==> flow/design.v <==
module processing_fsm(clock, reset, start_signal, size, done, 
                            buf_0_write_en, buf_1_write_en, error_buf_write_en,
                            buf_0_w_data, buf_1_w_data, error_mem_w_data,
                            buf_0_r_data, buf_1_r_data, error_mem_r_data,
                            buf_0_addr, buf_1_addr, error_mem_addr, buf_sel);
    input clock;
    input reset;
    input start_signal;
    input size;
    output reg done;
    output reg buf_0_write_en;
    output reg buf_1_write_en;
    output error_buf_write_en; 
    output reg [7:0] buf_0_w_data;
    output reg [7:0] buf_1_w_data;
    output [15:0] error_mem_w_data; 
    input  [7:0] buf_0_r_data;
    input  [7:0] buf_1_r_data;
    input  [15:0] error_mem_r_data; 
    output reg [15:0] buf_0_addr;
    output reg [15:0] buf_1_addr;
    output reg [15:0] error_mem_addr; 
    output reg buf_sel;
    assign error_buf_write_en = 1'b0;
    assign error_mem_w_data = 16'b0;
    parameter PIXEL_OFFSET = 1'b1, LINE_OFFSET = 9'd256, LINE_MAX = 8'd239, PIXELS_PER_LINE = 9'd256;
    parameter MAX_ADDRESS = 18'd61439;
    parameter
        WAIT              = 5'b00000,
        LOAD_MID_ERR      = 5'b00001,
        LOAD_BTM_ERR      = 5'b00010,
        CHECK_PACKET_ERR  = 5'b00011,
        NW_PIXEL          = 5'b00100,
        NORTH_PIXEL       = 5'b00101,
        NE_PIXEL          = 5'b00110,
        WEST_PIXEL        = 5'b00111,
        EAST_PIXEL        = 5'b01000,
        SW_PIXEL          = 5'b01001,
        SOUTH_PIXEL       = 5'b01010,
        SE_PIXEL          = 5'b01011,
        MEM_WAIT_1        = 5'b01100,
        MEM_WAIT_2        = 5'b01101,
        MEM_WAIT_3        = 5'b01110,
        SUM               = 5'b01111,
        WRITE_RESULT      = 5'b10000,
        DONE              = 5'b10001;
    reg [7:0] nw_pixel;
    reg [7:0] n_pixel;
    reg [7:0] ne_pixel;
    reg [7:0] w_pixel;
    reg [7:0] e_pixel;
    reg [7:0] sw_pixel;
    reg [7:0] s_pixel;
    reg [7:0] se_pixel;
    reg init;
    reg [15:0] pixel_address;
    reg [10:0] sum; 
    reg [15:0] err_buf_top;
    reg [15:0] err_buf_mid;
    reg [15:0] err_buf_btm;
    reg [1:0] channel_count;
    reg [5:0] pixel_count;
    reg [3:0] packet_count;
    reg [7:0] line_count;
    wire [5:0] pixel_max;
    wire [3:0] packet_max;
    reg at_top;
    reg at_bottom;
    reg at_left;
    reg at_right;
    reg error_line_offset_w;
    reg error_line_offset_e;
    reg [4:0] state;
    reg from_buf_ne;
    reg from_buf_n;
    reg from_buf_nw;
    reg from_buf_w;
    reg from_buf_e;
    reg from_buf_sw;
    reg from_buf_s;
    reg from_buf_se;
    wire [4:0] packet_w = {1'b0, packet_count} - error_line_offset_w;
    wire [4:0] packet_e = {1'b0, packet_count} + error_line_offset_e;
    wire top_err_w = packet_w[4] ? 1'b0 : err_buf_top[4'd15 - packet_w[3:0]];
    wire btm_err_w = packet_w[4] ? 1'b0 : err_buf_btm[4'd15 - packet_w[3:0]];
    wire btm_err_e = packet_e[4] ? 1'b0 : err_buf_btm[4'd15 - packet_e[3:0]];
    assign pixel_max =  (size == 2'b10) ? 63 :
                        (size == 2'b01) ? 31 :
                                          15 ;
    assign packet_max = (size == 2'b10) ? 3 :
                        (size == 2'b01) ? 7 :
                                         15 ;
    always @(posedge clock, negedge reset) begin
        if(!reset) begin
            at_top <= 0;
            at_bottom <= 0;
            at_left <= 0;
            at_right <= 0;
        end
        else begin
            case(state)
                CHECK_PACKET_ERR: begin
                    if (line_count == 0) begin
                        at_top <= 1'b1;
                        at_bottom <= 1'b0;
                    end
                    else if (line_count == 239) begin
                        at_top <= 1'b0;
                        at_bottom <= 1'b1;
                    end
                    else begin 
                        at_top <= 1'b0;
                        at_bottom <= 1'b0;
                    end
                    if (pixel_count == 0 && packet_count == 0) begin
                        at_left <= 1'b1; 
                        at_right <= 1'b0;
                    end 
                    else if (pixel_count == pixel_max && packet_count == packet_max) begin
                        at_left <= 1'b0; 
                        at_right <= 1'b1;
                    end
                    else begin
                        at_left <= 1'b0; 
                        at_right <= 1'b0;
                    end
                end
                default: begin
                    at_top <= at_top;
                    at_bottom <= at_bottom;
                    at_left <= at_left;
                    at_right <= at_right;
                end
            endcase
        end 
    end
    always @(posedge clock, negedge reset) begin
        if(!reset) begin
            error_line_offset_w <= 1'b0;
            error_line_offset_e <= 1'b0;
        end
        else begin
            case(state)
                CHECK_PACKET_ERR: begin
                    if (err_buf_mid[15-packet_count] == 1) begin
                        if (pixel_count == 0) begin
                            error_line_offset_w <= 1'b1;
                            error_line_offset_e <= 1'b0;
                        end
                        else if (pixel_count == pixel_max) begin
                            error_line_offset_e <= 1'b1;
                            error_line_offset_w <= 1'b0;
                        end
                        else begin
                            error_line_offset_w <= 1'b0;
                            error_line_offset_e <= 1'b0;
                        end
                    end
                    else begin
                        error_line_offset_w <= 1'b0;
                        error_line_offset_e <= 1'b0;
                    end
                end
                default: begin
                    error_line_offset_w <= error_line_offset_w;
                    error_line_offset_e <= error_line_offset_e;
                end
            endcase
        end
    end
    always @(posedge clock, negedge reset) begin
        if(!reset) begin
            pixel_address <= 0;
        end
        else begin
            case(state)
                WAIT: begin
                    pixel_address <= 0;
                end
                CHECK_PACKET_ERR: begin
                    pixel_address <= line_count * PIXELS_PER_LINE + 
                                     packet_count * (pixel_max + 1) + 
                                     pixel_count;
                end
                default: begin
                    pixel_address <= pixel_address;
                end
            endcase
        end 
    end
    always @(posedge clock, negedge reset) begin
        if(!reset) begin
            nw_pixel <= 0;
            n_pixel <= 0;
            ne_pixel <= 0;
            w_pixel <= 0;
            e_pixel <= 0;
            sw_pixel <= 0;
            s_pixel <= 0;
            se_pixel <= 0;
        end
        else begin
            case(state)
                WEST_PIXEL: begin
                    if (from_buf_nw) begin
                        nw_pixel <= buf_1_r_data;
                    end
                    else begin
                        nw_pixel <= buf_0_r_data;
                    end
                end
                EAST_PIXEL: begin
                    if (from_buf_n) begin
                        n_pixel <= buf_1_r_data;
                    end
                    else begin
                        n_pixel <= buf_0_r_data;
                    end
                end
                SW_PIXEL: begin
                    if (from_buf_ne) begin
                        ne_pixel <= buf_1_r_data;
                    end
                    else begin
                        ne_pixel <= buf_0_r_data;
                    end
                end
                SOUTH_PIXEL: begin
                    if (from_buf_w) begin
                        w_pixel <= buf_1_r_data;
                    end
                    else begin
                        w_pixel <= buf_0_r_data;
                    end
                end
                SE_PIXEL: begin
                    if (from_buf_e) begin
                        e_pixel <= buf_1_r_data;
                    end
                    else begin
                        e_pixel <= buf_0_r_data;
                    end
                end
                MEM_WAIT_1: begin
                    if (from_buf_sw) begin
                        sw_pixel <= buf_1_r_data;
                    end
                    else begin
                        sw_pixel <= buf_0_r_data;
                    end
                end
                MEM_WAIT_2: begin
                    if (from_buf_s) begin
                        s_pixel <= buf_1_r_data;
                    end
                    else begin
                        s_pixel <= buf_0_r_data;
                    end
                end
                MEM_WAIT_3: begin
                    if (from_buf_se) begin
                        se_pixel <= buf_1_r_data;
                    end
                    else begin
                        se_pixel <= buf_0_r_data;
                    end
                end
                default: begin
                    nw_pixel <= nw_pixel;
                    n_pixel <= n_pixel;
                    ne_pixel <= ne_pixel;
                    w_pixel <= w_pixel;
                    e_pixel <= e_pixel;
                    sw_pixel <= sw_pixel;
                    s_pixel <= s_pixel;
                    se_pixel <= se_pixel;
                end
            endcase
        end
    end
    always @(posedge clock, negedge reset) begin
        if(!reset) begin
            sum <= 0;
        end
        else begin
            case(state)
                SUM: begin
                    if (at_top && at_left) begin
                        sum <= (e_pixel + e_pixel + se_pixel + se_pixel + s_pixel + s_pixel + e_pixel + s_pixel) >> 3;
                    end
                    else if (at_top && at_right) begin
                        sum <= (w_pixel + w_pixel + sw_pixel + sw_pixel + s_pixel + s_pixel + w_pixel + s_pixel) >> 3;
                    end
                    else if (at_top) begin
                        sum <= (w_pixel + w_pixel + sw_pixel + s_pixel + s_pixel + se_pixel + e_pixel + e_pixel) >> 3;
                    end
                    else if (at_bottom && at_left) begin
                        sum <= (n_pixel + n_pixel + ne_pixel + ne_pixel + e_pixel + e_pixel + n_pixel + e_pixel) >> 3;
                    end
                    else if (at_bottom && at_right) begin
                        sum <= (w_pixel + w_pixel + nw_pixel + nw_pixel + n_pixel + n_pixel + w_pixel + n_pixel) >> 3;
                    end
                    else if (at_left) begin
                        sum <= (n_pixel + n_pixel + ne_pixel + e_pixel + e_pixel + se_pixel + s_pixel + s_pixel) >> 3;
                    end
                    else if (at_right) begin
                        sum <= (n_pixel + n_pixel + nw_pixel + w_pixel + w_pixel + sw_pixel + s_pixel + s_pixel) >> 3;
                    end
                    else if (at_bottom) begin
                        sum <= (w_pixel + nw_pixel + n_pixel + ne_pixel + e_pixel + w_pixel + n_pixel + e_pixel) >> 3; 
                    end
                    else begin
                        sum <= (nw_pixel + n_pixel + ne_pixel + w_pixel + e_pixel + sw_pixel + s_pixel + se_pixel) >> 3; 
                    end
                end
                default: begin
                    sum <= sum;
                end
            endcase
        end
    end
    always @(posedge clock, negedge reset) begin
        if(!reset) begin
            line_count <= 0;
            packet_count <= 0;
            pixel_count <= 0;
        end
        else begin
            case(state)
                WAIT: begin
                    pixel_count <= 0;
                    packet_count <= 0;
                    line_count <= 0;
                end
                CHECK_PACKET_ERR: begin
                    if(err_buf_mid[15-packet_count] == 1) begin
                        pixel_count <= pixel_count;
                        packet_count <= packet_count;
                        line_count <= line_count;
                    end
                    else begin
                        if (packet_count == packet_max) begin
                            if (line_count == LINE_MAX) begin
                                pixel_count <= 0;
                                packet_count <= 0;
                                line_count <= 0;
                            end
                            else begin
                                pixel_count <= 0;
                                packet_count <= 0;
                                line_count <= line_count + 1;
                            end
                        end
                        else begin
                            pixel_count <= 0;
                            packet_count <= packet_count + 1;
                            line_count <= line_count;
                        end
                    end
                end
                WRITE_RESULT: begin
                        if (pixel_count == pixel_max) begin
                            pixel_count <= 0;
                            if (packet_count == packet_max) begin
                                packet_count <= 0;
                                if(line_count == LINE_MAX) begin
                                    line_count <= 0;
                                end
                                else begin
                                    line_count <= line_count + 1;
                                end
                            end
                            else begin
                                packet_count <= packet_count + 1;
                                line_count <= line_count;
                            end
                        end
                        else begin
                            pixel_count <= pixel_count + 1;
                            packet_count <= packet_count;
                            line_count <= line_count;
                        end
                    end
                DONE: begin
                    line_count <= 0;
                    packet_count <= 0;
                    pixel_count <= 0;
                end
                default: begin
                    line_count <= line_count;
                    packet_count <= packet_count;
                    pixel_count <= pixel_count;
                end
            endcase
        end
    end
    always @(posedge clock, negedge reset)
    begin
        if(!reset) begin
            buf_0_w_data <= 0;
            buf_0_write_en <= 0;
            buf_1_w_data <= 0;
            buf_1_write_en <= 0;
        end
        else begin
            case(state)
                WRITE_RESULT: begin
                    if (buf_sel) begin
                        buf_1_w_data <= sum;
                        buf_1_write_en <= 1;
                    end
                    else begin
                        buf_0_w_data <= sum;
                        buf_0_write_en <= 1;
                    end
                end
                default: begin
                    buf_0_w_data <= buf_0_w_data;
                    buf_0_write_en <= 0;
                    buf_1_w_data <= buf_1_w_data;
                    buf_1_write_en <= 0;
                end
            endcase
        end
    end
    always @(posedge clock, negedge reset) begin
        if(!reset) begin
            buf_sel <= 0;
            done <= 0;
        end
        else begin
            case(state)
                DONE: begin
                    buf_sel <= ~buf_sel;
                    done <= 1;
                end
                default: begin
                    buf_sel <= buf_sel;
                    done <= 0;
                end
            endcase
        end
    end
    always @(posedge clock, negedge reset) begin
        if(!reset) begin
            buf_0_addr <= 16'b0;
            buf_1_addr <= 16'b0;
            from_buf_nw <= 1'b0;
            from_buf_n <= 1'b0;
            from_buf_ne <= 1'b0;
            from_buf_w <= 1'b0;
            from_buf_e <= 1'b0;
            from_buf_sw <= 1'b0;
            from_buf_s <= 1'b0;
            from_buf_se <= 1'b0;
        end
        else begin
            case(state)
                NW_PIXEL: begin
                    if (buf_sel == 0) begin
                        if (top_err_w) begin
                            buf_0_addr <= buf_0_addr;
                            buf_1_addr <= pixel_address - PIXEL_OFFSET - LINE_OFFSET;
                            from_buf_nw <= 1'b1;
                        end 
                        else begin
                            buf_0_addr <= pixel_address - PIXEL_OFFSET - LINE_OFFSET;
                            buf_1_addr <= buf_1_addr;
                            from_buf_nw <= 1'b0;
                        end
                    end
                    else begin
                        if (top_err_w) begin
                            buf_0_addr <= pixel_address - PIXEL_OFFSET - LINE_OFFSET;
                            buf_1_addr <= buf_1_addr;
                            from_buf_nw <= 1'b0;
                        end 
                        else begin
                            buf_1_addr <= pixel_address - PIXEL_OFFSET - LINE_OFFSET;
                            buf_0_addr <= buf_0_addr;
                            from_buf_nw <= 1'b1;
                        end
                    end
                end
                NORTH_PIXEL: begin
                    if (buf_sel == 0) begin
                        if (err_buf_top[15-packet_count]) begin
                            buf_1_addr <= pixel_address - LINE_OFFSET;
                            buf_0_addr <= buf_0_addr;
                            from_buf_n <= 1'b1;
                        end 
                        else begin
                            buf_0_addr <= pixel_address - LINE_OFFSET;
                            buf_1_addr <= buf_1_addr;
                            from_buf_n <= 1'b0;
                        end
                    end
                    else begin
                        if (err_buf_top[15-packet_count]) begin
                            buf_0_addr <= pixel_address - LINE_OFFSET;
                            buf_1_addr <= buf_1_addr;
                            from_buf_n <= 1'b0;
                        end 
                        else begin
                            buf_1_addr <= pixel_address - LINE_OFFSET;
                            buf_0_addr <= buf_0_addr;
                            from_buf_n <= 1'b1;
                        end
                    end
                end
                NE_PIXEL: begin
                    if (buf_sel == 0) begin
                        if (top_err_w) begin
                            buf_1_addr <= pixel_address + PIXEL_OFFSET - LINE_OFFSET;
                            buf_0_addr <= buf_0_addr;
                            from_buf_ne <= 1'b1;
                        end 
                        else begin
                            buf_0_addr <= pixel_address + PIXEL_OFFSET - LINE_OFFSET;
                            buf_1_addr <= buf_1_addr;
                            from_buf_ne <= 1'b0;
                        end
                    end
                    else begin
                        if (top_err_w) begin
                            buf_0_addr <= pixel_address + PIXEL_OFFSET - LINE_OFFSET;
                            buf_1_addr <= buf_1_addr;
                            from_buf_ne <= 1'b0;
                        end 
                        else begin
                            buf_1_addr <= pixel_address + PIXEL_OFFSET - LINE_OFFSET;
                            buf_0_addr <= buf_0_addr;
                            from_buf_ne <= 1'b1;
                        end
                    end
                end
                WEST_PIXEL: begin
                    if (buf_sel == 0) begin
                        buf_1_addr <= pixel_address - PIXEL_OFFSET;
                        buf_0_addr <= buf_0_addr;
                        from_buf_w <= 1'b1;
                    end
                    else begin
                        buf_0_addr <= pixel_address - PIXEL_OFFSET;
                        buf_1_addr <= buf_1_addr;
                        from_buf_w <= 1'b0;
                    end
                end
                EAST_PIXEL: begin
                    if (buf_sel == 0) begin
                        buf_1_addr <= pixel_address + PIXEL_OFFSET;
                        buf_0_addr <= buf_1_addr;
                        from_buf_e <= 1'b1;
                    end
                    else begin
                        buf_0_addr <= pixel_address + PIXEL_OFFSET;
                        buf_1_addr <= buf_1_addr;
                        from_buf_e <= 1'b0;
                    end
                end
                SW_PIXEL: begin
                    if (buf_sel == 0) begin
                        if (btm_err_w) begin
                            buf_1_addr <= pixel_address - PIXEL_OFFSET + LINE_OFFSET;
                            buf_0_addr <= buf_0_addr;
                            from_buf_sw <= 1'b1;
                        end 
                        else begin
                            buf_0_addr <= pixel_address - PIXEL_OFFSET + LINE_OFFSET;
                            buf_1_addr <= buf_1_addr;
                            from_buf_sw <= 1'b0;
                        end
                    end
                    else begin
                        if (btm_err_w) begin
                            buf_0_addr <= pixel_address - PIXEL_OFFSET + LINE_OFFSET;
                            buf_1_addr <= buf_1_addr;
                            from_buf_sw <= 1'b0;
                        end 
                        else begin
                            buf_1_addr <= pixel_address - PIXEL_OFFSET + LINE_OFFSET;
                            buf_0_addr <= buf_0_addr;
                            from_buf_sw <= 1'b1;
                        end
                    end
                end
                SOUTH_PIXEL: begin
                    if (buf_sel == 0) begin
                        if (err_buf_btm[15-packet_count]) begin
                            buf_1_addr <= pixel_address + LINE_OFFSET;
                            buf_0_addr <= buf_0_addr;
                            from_buf_s <= 1'b1;
                        end 
                        else begin
                            buf_0_addr <= pixel_address + LINE_OFFSET;
                            buf_1_addr <= buf_1_addr;
                            from_buf_s <= 1'b0;
                        end
                    end
                    else begin
                        if (err_buf_btm[15-packet_count]) begin
                            buf_0_addr <= pixel_address + LINE_OFFSET;
                            buf_1_addr <= buf_1_addr;
                            from_buf_s <= 1'b0;
                        end 
                        else begin
                            buf_1_addr <= pixel_address + LINE_OFFSET;
                            buf_0_addr <= buf_0_addr;
                            from_buf_s <= 1'b1;
                        end
                    end
                end
                SE_PIXEL: begin
                    if (buf_sel == 0) begin
                        if (btm_err_e) begin
                            buf_1_addr <= pixel_address + PIXEL_OFFSET + LINE_OFFSET;
                            buf_0_addr <= buf_0_addr;
                            from_buf_se <= 1'b1;
                        end 
                        else begin
                            buf_0_addr <= pixel_address + PIXEL_OFFSET + LINE_OFFSET;
                            buf_1_addr <= buf_1_addr;
                            from_buf_se <= 1'b0;
                        end
                    end
                    else begin
                        if (btm_err_e) begin
                            buf_0_addr <= pixel_address + PIXEL_OFFSET + LINE_OFFSET;
                            buf_1_addr <= buf_1_addr;
                            from_buf_se <= 1'b0;
                        end 
                        else begin
                            buf_1_addr <= pixel_address + PIXEL_OFFSET + LINE_OFFSET;
                            buf_0_addr <= buf_0_addr;
                            from_buf_se <= 1'b1;
                        end
                    end
                end
                default: begin
                    buf_0_addr <= buf_0_addr;
                    buf_1_addr <= buf_1_addr;
                    from_buf_nw <= from_buf_nw;
                    from_buf_n <= from_buf_n;
                    from_buf_ne <= from_buf_ne;
                    from_buf_w <= from_buf_w;
                    from_buf_e <= from_buf_e;
                    from_buf_sw <= from_buf_sw;
                    from_buf_s <= from_buf_s;
                    from_buf_se <= from_buf_se;
                end
            endcase
        end
    end
    always @(posedge clock, negedge reset)
    begin
        if(!reset) begin
            init <= 1'b1;
            err_buf_top <= 16'b0;
            err_buf_mid <= 16'b0;
            err_buf_btm <= 16'b0;
            error_mem_addr <= 16'b0;
        end
        else begin
            case(state)
                WAIT: begin
                    init <= 1'b1;
                    err_buf_top <= 16'b0;
                    err_buf_mid <= error_mem_r_data;
                    err_buf_btm <= 16'b0;
                    if (start_signal) begin
                        error_mem_addr <= 16'b1;
                    end
                    else begin
                        error_mem_addr <= 16'b0;
                    end
                end
                LOAD_MID_ERR: begin
                    init <= 1'b1;
                    err_buf_top <= err_buf_top;
                    err_buf_mid <= err_buf_mid;
                    err_buf_btm <= err_buf_btm;
                    error_mem_addr <= 16'b01;
                end
                LOAD_BTM_ERR: begin
                    init <= 1'b0;
                    if (init == 1'b1) begin
                        err_buf_top <= err_buf_top;
                        err_buf_mid <= err_buf_mid;
                        err_buf_btm <= err_buf_btm;
                        error_mem_addr <= error_mem_addr;
                    end
                    else begin
                        err_buf_top <= err_buf_mid;
                        err_buf_mid <= err_buf_btm;
                        err_buf_btm <= err_buf_btm;
                        error_mem_addr <= error_mem_addr;
                    end
                end
                CHECK_PACKET_ERR: begin
                    err_buf_top <= err_buf_top;
                    err_buf_mid <= err_buf_mid;
                    err_buf_btm <= error_mem_r_data;
                    error_mem_addr <= line_count + 1'b1;
                end
                default: begin
                    err_buf_top <= err_buf_top;
                    err_buf_mid <= err_buf_mid;
                    err_buf_btm <= err_buf_btm;
                    error_mem_addr <= error_mem_addr;
                end
            endcase
        end
    end
    always @ (posedge clock, negedge reset) begin
        if(!reset) begin
            state <= WAIT;
        end
        else begin
            case(state)
                WAIT: begin
                    if(start_signal) begin
                        state <= LOAD_MID_ERR;
                    end
                    else begin
                        state <= WAIT;
                    end
                end
                LOAD_MID_ERR: begin
                    state <= LOAD_BTM_ERR;
                end
                LOAD_BTM_ERR: begin
                    state <= CHECK_PACKET_ERR;
                end
                CHECK_PACKET_ERR: begin
                    if (err_buf_mid[15-packet_count] == 1'b1) begin
                        state <= NW_PIXEL;
                    end
                    else begin
                        if (packet_count == packet_max) begin
                            if (line_count == LINE_MAX) begin
                                state <= DONE;
                            end
                            else begin
                                state <= LOAD_BTM_ERR;
                            end
                        end
                        else begin
                            state <= CHECK_PACKET_ERR;
                        end
                    end
                end
                NW_PIXEL: begin
                    state <= NORTH_PIXEL;
                end
                NORTH_PIXEL: begin
                    state <= NE_PIXEL;
                end
                NE_PIXEL: begin
                    state <= WEST_PIXEL;
                end
                WEST_PIXEL: begin
                    state <= EAST_PIXEL;
                end 
                EAST_PIXEL: begin
                    state <= SW_PIXEL;
                end
                SW_PIXEL: begin
                    state <= SOUTH_PIXEL;
                end
                SOUTH_PIXEL: begin
                    state <= SE_PIXEL;
                end
                SE_PIXEL: begin
                    state <= MEM_WAIT_1;
                end
                MEM_WAIT_1: begin
                    state <= MEM_WAIT_2;
                end
                MEM_WAIT_2: begin
                    state <= MEM_WAIT_3;
                end
                MEM_WAIT_3: begin
                    state <= SUM;
                end
                SUM: begin
                    state <= WRITE_RESULT;
                end
                WRITE_RESULT: begin
                    if (pixel_count == pixel_max) begin
                        if (packet_count == packet_max) begin
                            if(line_count == LINE_MAX) begin
                                state <= DONE;
                            end
                            else begin
                                state <= LOAD_BTM_ERR;
                            end
                        end
                        else begin
                            state <= CHECK_PACKET_ERR;
                        end
                    end
                    else begin
                        state <= CHECK_PACKET_ERR;
                    end
                end
                DONE: begin
                    state <= WAIT;
                end 
            endcase
        end
    end
endmodule
==> Reports on processing_fsm <==
The steps from the RTL of processing_fsm to its reports follow in flow order.
Line numbers count from 1 in the design file above.
Operators carry their Yosys type and port widths (W data, S select, Z words).
Cell names lack the library's common part.
{ "setup": {"top_module": "processing_fsm", "clk_port": "clock", "cell_library": "sky130hd", "corner": "tt_025C_1v80"} }

==> Word-level counts <==
Source: Yosys, flattened and elaborated, memories not mapped. Widths are those after wreduce. Registers that Yosys merges into a memory's read port (data or address) are not register bits. Print and check cells do not count.
{ "bits": {"regBits": 242, "output_inout_bits": 85, "word_cells": 314} }
{ "classes": {"addsub": 77, "mul": 1, "eq_ne": 52, "n_shift": 6, "mux": 110, "logic": 1, "reduce_logical": 26} }
{ "op_table": {"columns": ["operator", "count"], "rows": [
  ["$mux W16", 30],
  ["$add A11 B8 Y11", 42],
  ["$pmux W16 S8", 2],
  ["$mux W8", 20],
  ["$pmux W16 S2", 4],
  ["$pmux W5 S18", 1],
  ["$ne A3 B3 Y1 const B", 24],
  ["$add A10 B8 Y11", 5],
  ["$add A9 B8 Y10", 5],
  ["$shiftx A16 B4 Y1", 3],
  ["$shiftx A16 B5 Y1", 3],
  ["$add A16 B9 Y16 const B", 3],
  ["$sub A16 B9 Y16 const B", 3],
  ["$pmux W16 S3", 1],
  ["$add A8 B8 Y9", 5],
  ["$mul A4 B6 Y10", 1],
  ["$eq A5 B4 Y1 const B", 8],
  ["$mux W1", 37],
  ["$mux W5", 5],
  ["$pmux W8 S3", 1],
  ["$eq A5 B3 Y1 const B", 4],
  ["$reduce_bool A18 Y1", 1],
  ["$pmux W6 S3", 1],
  ["$add A16 B1 Y16 const B", 1],
  ["$sub A16 B1 Y16 const B", 1],
  ["$add A16 B10 Y16", 1],
  ["$add A16 B6 Y16", 1],
  ["$ne A2 B2 Y1 const B", 8]
]} }
Other operator kinds: 33; their cells: 52.

==> Longest topological paths <==
Yosys ltp: most cells in a row. Word level: on the elaborated netlist, between registers, memories and ports. Mapped: between sequential cells and ports; inverters and the memories' decode and read muxes count.
{ "depth": {"ltp_word": 15, "abc_area": 0, "depth_mapped": 20, "mapped_depth_nobuf": 20} }

==> Mapped cells and area <==
Yosys stat after the flow's synthesis: flattened, memories mapped to cells. It holds for the ABC_AREA given above (unset counts as 0); a run with the other value may have another netlist.
{ "synth_totals": {"cells": 2352, "area_um2": 23022.1, "ff_cells": 248, "buf_cells": 152} }
{ "by_type": {"columns": ["cell", "count"], "rows": [
  ["dfrtp_1", 246],
  ["fa_1", 207],
  ["ha_1", 139],
  ["mux2i_1", 114],
  ["inv_1", 294],
  ["mux4_2", 34],
  ["a21oi_1", 148],
  ["xnor2_1", 73],
  ["nand2_1", 152],
  ["nor2_1", 151],
  ["o21ai_0", 102],
  ["mux2_2", 45],
  ["xor2_1", 55],
  ["clkbuf_1", 89],
  ["a22o_1", 32],
  ["buf_4", 30],
  ["a21o_1", 28],
  ["nand3_1", 38]
]} }
Not listed: further types 68, cells in them 375.

==> Path before layout <==
OpenSTA on the mapped netlist: ideal clock, no wires. The path of least setup slack (recovery checks aside). Input and output delay are each 20% of the period. Register names are those of the netlist, which keeps one name where synthesis merged equal registers.
{ "synth_path": {"kind": "register to register", "start": "register w_pixel[3]", "end": "register sum[3]", "tclk_ns": 7.0, "setup_time_ns": 0.125, "launch_ns": 0.000, "arrival_ns": 4.912, "required_time_ns": 6.875, "slack_ns": 1.963, "delay_ns": 5.037, "path_stages": 16, "path_buffers": 0, "synth_period_reached_ns": 5.037} }
"delay_ns" = arrival - input delay + setup time.
"path_stages": output pins that drive a net of the path, with the launching flip-flop's if there is one; two outputs of one cell count as two.
"synth_period_reached_ns" = period - worst setup slack (recovery checks aside). The figure is calculated, with input and output delays left at 20% of the set period.
The rows between start and end are the longest chain of elaborated cells between them; the timing report does not say that the signal goes this way. Where chains are equally long, one stands for them.
Each line given opens the expression or statement behind the cell; cells for indexed reads and writes are added by Yosys, which also makes memories of some case tables.
At most two assigning lines are given for a register; there are more.
{ "synth_via": {"path_cell_list": "dfrtp_1 -> inv_1 -> fa_1 -> inv_1 -> fa_1 -> fa_1 -> inv_1 -> fa_1 -> inv_1 -> fa_1 -> a21o_1 -> a21oi_1 -> xnor2_1 -> mux4_2 -> mux4_2 -> mux2_2", "elab_chain_len": 15} }
{ "synth_lines": {"columns": ["item", "line_no", "rtl"], "rows": [
  ["start, declared", 50, "reg [7:0] w_pixel;"],
  ["start, assigned", 230, "w_pixel <= buf_1_r_data;"],
  ["start, assigned", 233, "w_pixel <= buf_0_r_data;"],
  ["$add A8 B8 Y9", 310, "sum <= (w_pixel + nw_pixel + n_pixel + ne_pixel + e_pixel + w_pixel + n_pixel + e_pixel) >> 3;"],
  ["$add A9 B8 Y10", 310, null],
  ["$add A10 B8 Y11", 310, null],
  ["$add A11 B8 Y11 (4 in a row)", 310, null],
  ["$mux W8", 309, "else if (at_bottom) begin"],
  ["$mux W8", 306, "else if (at_right) begin"],
  ["$mux W8", 303, "else if (at_left) begin"],
  ["$mux W8", 300, "else if (at_bottom && at_right) begin"],
  ["$mux W8", 297, "else if (at_bottom && at_left) begin"],
  ["$mux W8", 294, "else if (at_top) begin"],
  ["$mux W8", 291, "else if (at_top && at_right) begin"],
  ["$mux W8", 288, "if (at_top && at_left) begin"],
  ["end, assigned", 289, "sum <= (e_pixel + e_pixel + se_pixel + se_pixel + s_pixel + s_pixel + e_pixel + s_pixel) >> 3;"],
  ["end, assigned", 292, "sum <= (w_pixel + w_pixel + sw_pixel + sw_pixel + s_pixel + s_pixel + w_pixel + s_pixel) >> 3;"]
]} }

==> Timing after layout <==
Path of least setup slack in the final report of run A (OpenROAD, finished layout, wires in). Where an end is a register, its clock arrival counts in the times.
{ "layout_path": {"kind": "register to register", "start": "register n_pixel[3]", "end": "register sum[3]", "tclk_ns": 3.33, "setup_time_ns": 0.11, "launch_ns": 0.58, "arrival_ns": 5.37, "required_time_ns": 3.81, "slack_ns": -1.56, "path_stages": 16, "path_buffers": 0} }
The rows between start and end are the longest chain of elaborated cells between them; the timing report does not say that the signal goes this way. Where chains are equally long, one stands for them.
At most two assigning lines are given for a register; there are more.
{ "layout_via": {"path_cell_list": "dfrtp_2 -> inv_4 -> fa_1 -> inv_1 -> fa_1 -> fa_1 -> inv_2 -> fa_1 -> inv_2 -> fa_2 -> a21o_1 -> a21oi_2 -> xnor2_1 -> mux4_2 -> mux4_2 -> mux2_4", "elab_chain_len": 15} }
{ "layout_lines": {"columns": ["item", "line_no", "rtl"], "rows": [
  ["start, declared", 48, "reg [7:0] n_pixel;"],
  ["start, assigned", 214, "n_pixel <= buf_1_r_data;"],
  ["start, assigned", 217, "n_pixel <= buf_0_r_data;"],
  ["$add A8 B8 Y9", 313, "sum <= (nw_pixel + n_pixel + ne_pixel + w_pixel + e_pixel + sw_pixel + s_pixel + se_pixel) >> 3;"],
  ["$add A9 B8 Y10", 313, null],
  ["$add A10 B8 Y11", 313, null],
  ["$add A11 B8 Y11 (4 in a row)", 313, null],
  ["$mux W8", 309, "else if (at_bottom) begin"],
  ["$mux W8", 306, "else if (at_right) begin"],
  ["$mux W8", 303, "else if (at_left) begin"],
  ["$mux W8", 300, "else if (at_bottom && at_right) begin"],
  ["$mux W8", 297, "else if (at_bottom && at_left) begin"],
  ["$mux W8", 294, "else if (at_top) begin"],
  ["$mux W8", 291, "else if (at_top && at_right) begin"],
  ["$mux W8", 288, "if (at_top && at_left) begin"],
  ["end, assigned", 289, "sum <= (e_pixel + e_pixel + se_pixel + se_pixel + s_pixel + s_pixel + e_pixel + s_pixel) >> 3;"],
  ["end, assigned", 292, "sum <= (w_pixel + w_pixel + sw_pixel + sw_pixel + s_pixel + s_pixel + w_pixel + s_pixel) >> 3;"]
]} }

Below are 3 stored runs of the flow (Yosys, OpenROAD; platform sky130hd) on processing_fsm, each with its settings and what was measured, unordered. Constraints: input delay and output delay 20% of the set period each, output load 0.01 pF.
"clock_period_reached_ns" is the run's clock period less its worst setup slack. It is reckoned from that one timing run; input and output delays stay at 20% of the period that was set.
[
  {
    "run": "run A",
    "settings": { "CAP_MARGIN": 5, "CELL_PAD_IN_SITES_DETAIL_PLACEMENT": 1, "CELL_PAD_IN_SITES_GLOBAL_PLACEMENT": 0, "CORE_UTILIZATION": 39, "CTS_CLUSTER_DIAMETER": 120, "GPL_TIMING_DRIVEN": 0, "MIN_ROUTING_LAYER": "met2", "PLACE_DENSITY": 0.54, "SETUP_SLACK_MARGIN": 0.81, "SLEW_MARGIN": 35, "period_ns": 3.33, "CORE_MARGIN": 2 },
    "results": { "post_synth_area_um2": 23022.1, "die_um2": 60989.2, "fin_util_frac": 0.504, "final_setup_ws_ns": -1.560, "total_negative_slack_ns": -28.510, "final_hold_ws_ns": 0.369, "clock_period_reached_ns": 4.890 }
  },
  {
    "run": "run B",
    "settings": { "CORE_UTILIZATION": 19, "CTS_CLUSTER_SIZE": 30, "HOLD_SLACK_MARGIN": 0.16, "SETUP_SLACK_MARGIN": 1.58, "period_ns": 7.0, "CAP_MARGIN": 20, "CORE_MARGIN": 2, "SLEW_MARGIN": 20 },
    "results": { "post_synth_area_um2": 23022.1, "die_um2": 123971.0, "fin_util_frac": 0.223, "final_setup_ws_ns": 1.713, "total_negative_slack_ns": 0.000, "final_hold_ws_ns": 0.486, "clock_period_reached_ns": 5.287 }
  },
  {
    "run": "run C",
    "settings": { "CELL_PAD_IN_SITES_DETAIL_PLACEMENT": 2, "CORE_UTILIZATION": 41, "CTS_CLUSTER_DIAMETER": 203, "PLACE_DENSITY_LB_ADDON": 0.21, "SETUP_SLACK_MARGIN": -0.34, "SLEW_MARGIN": 25, "period_ns": 7.72, "CAP_MARGIN": 20, "CORE_MARGIN": 2 },
    "results": { "post_synth_area_um2": 23022.1, "die_um2": 58061.7, "fin_util_frac": 0.464, "final_setup_ws_ns": 1.807, "total_negative_slack_ns": 0.000, "final_hold_ws_ns": 0.508, "clock_period_reached_ns": 5.913 }
  }
]
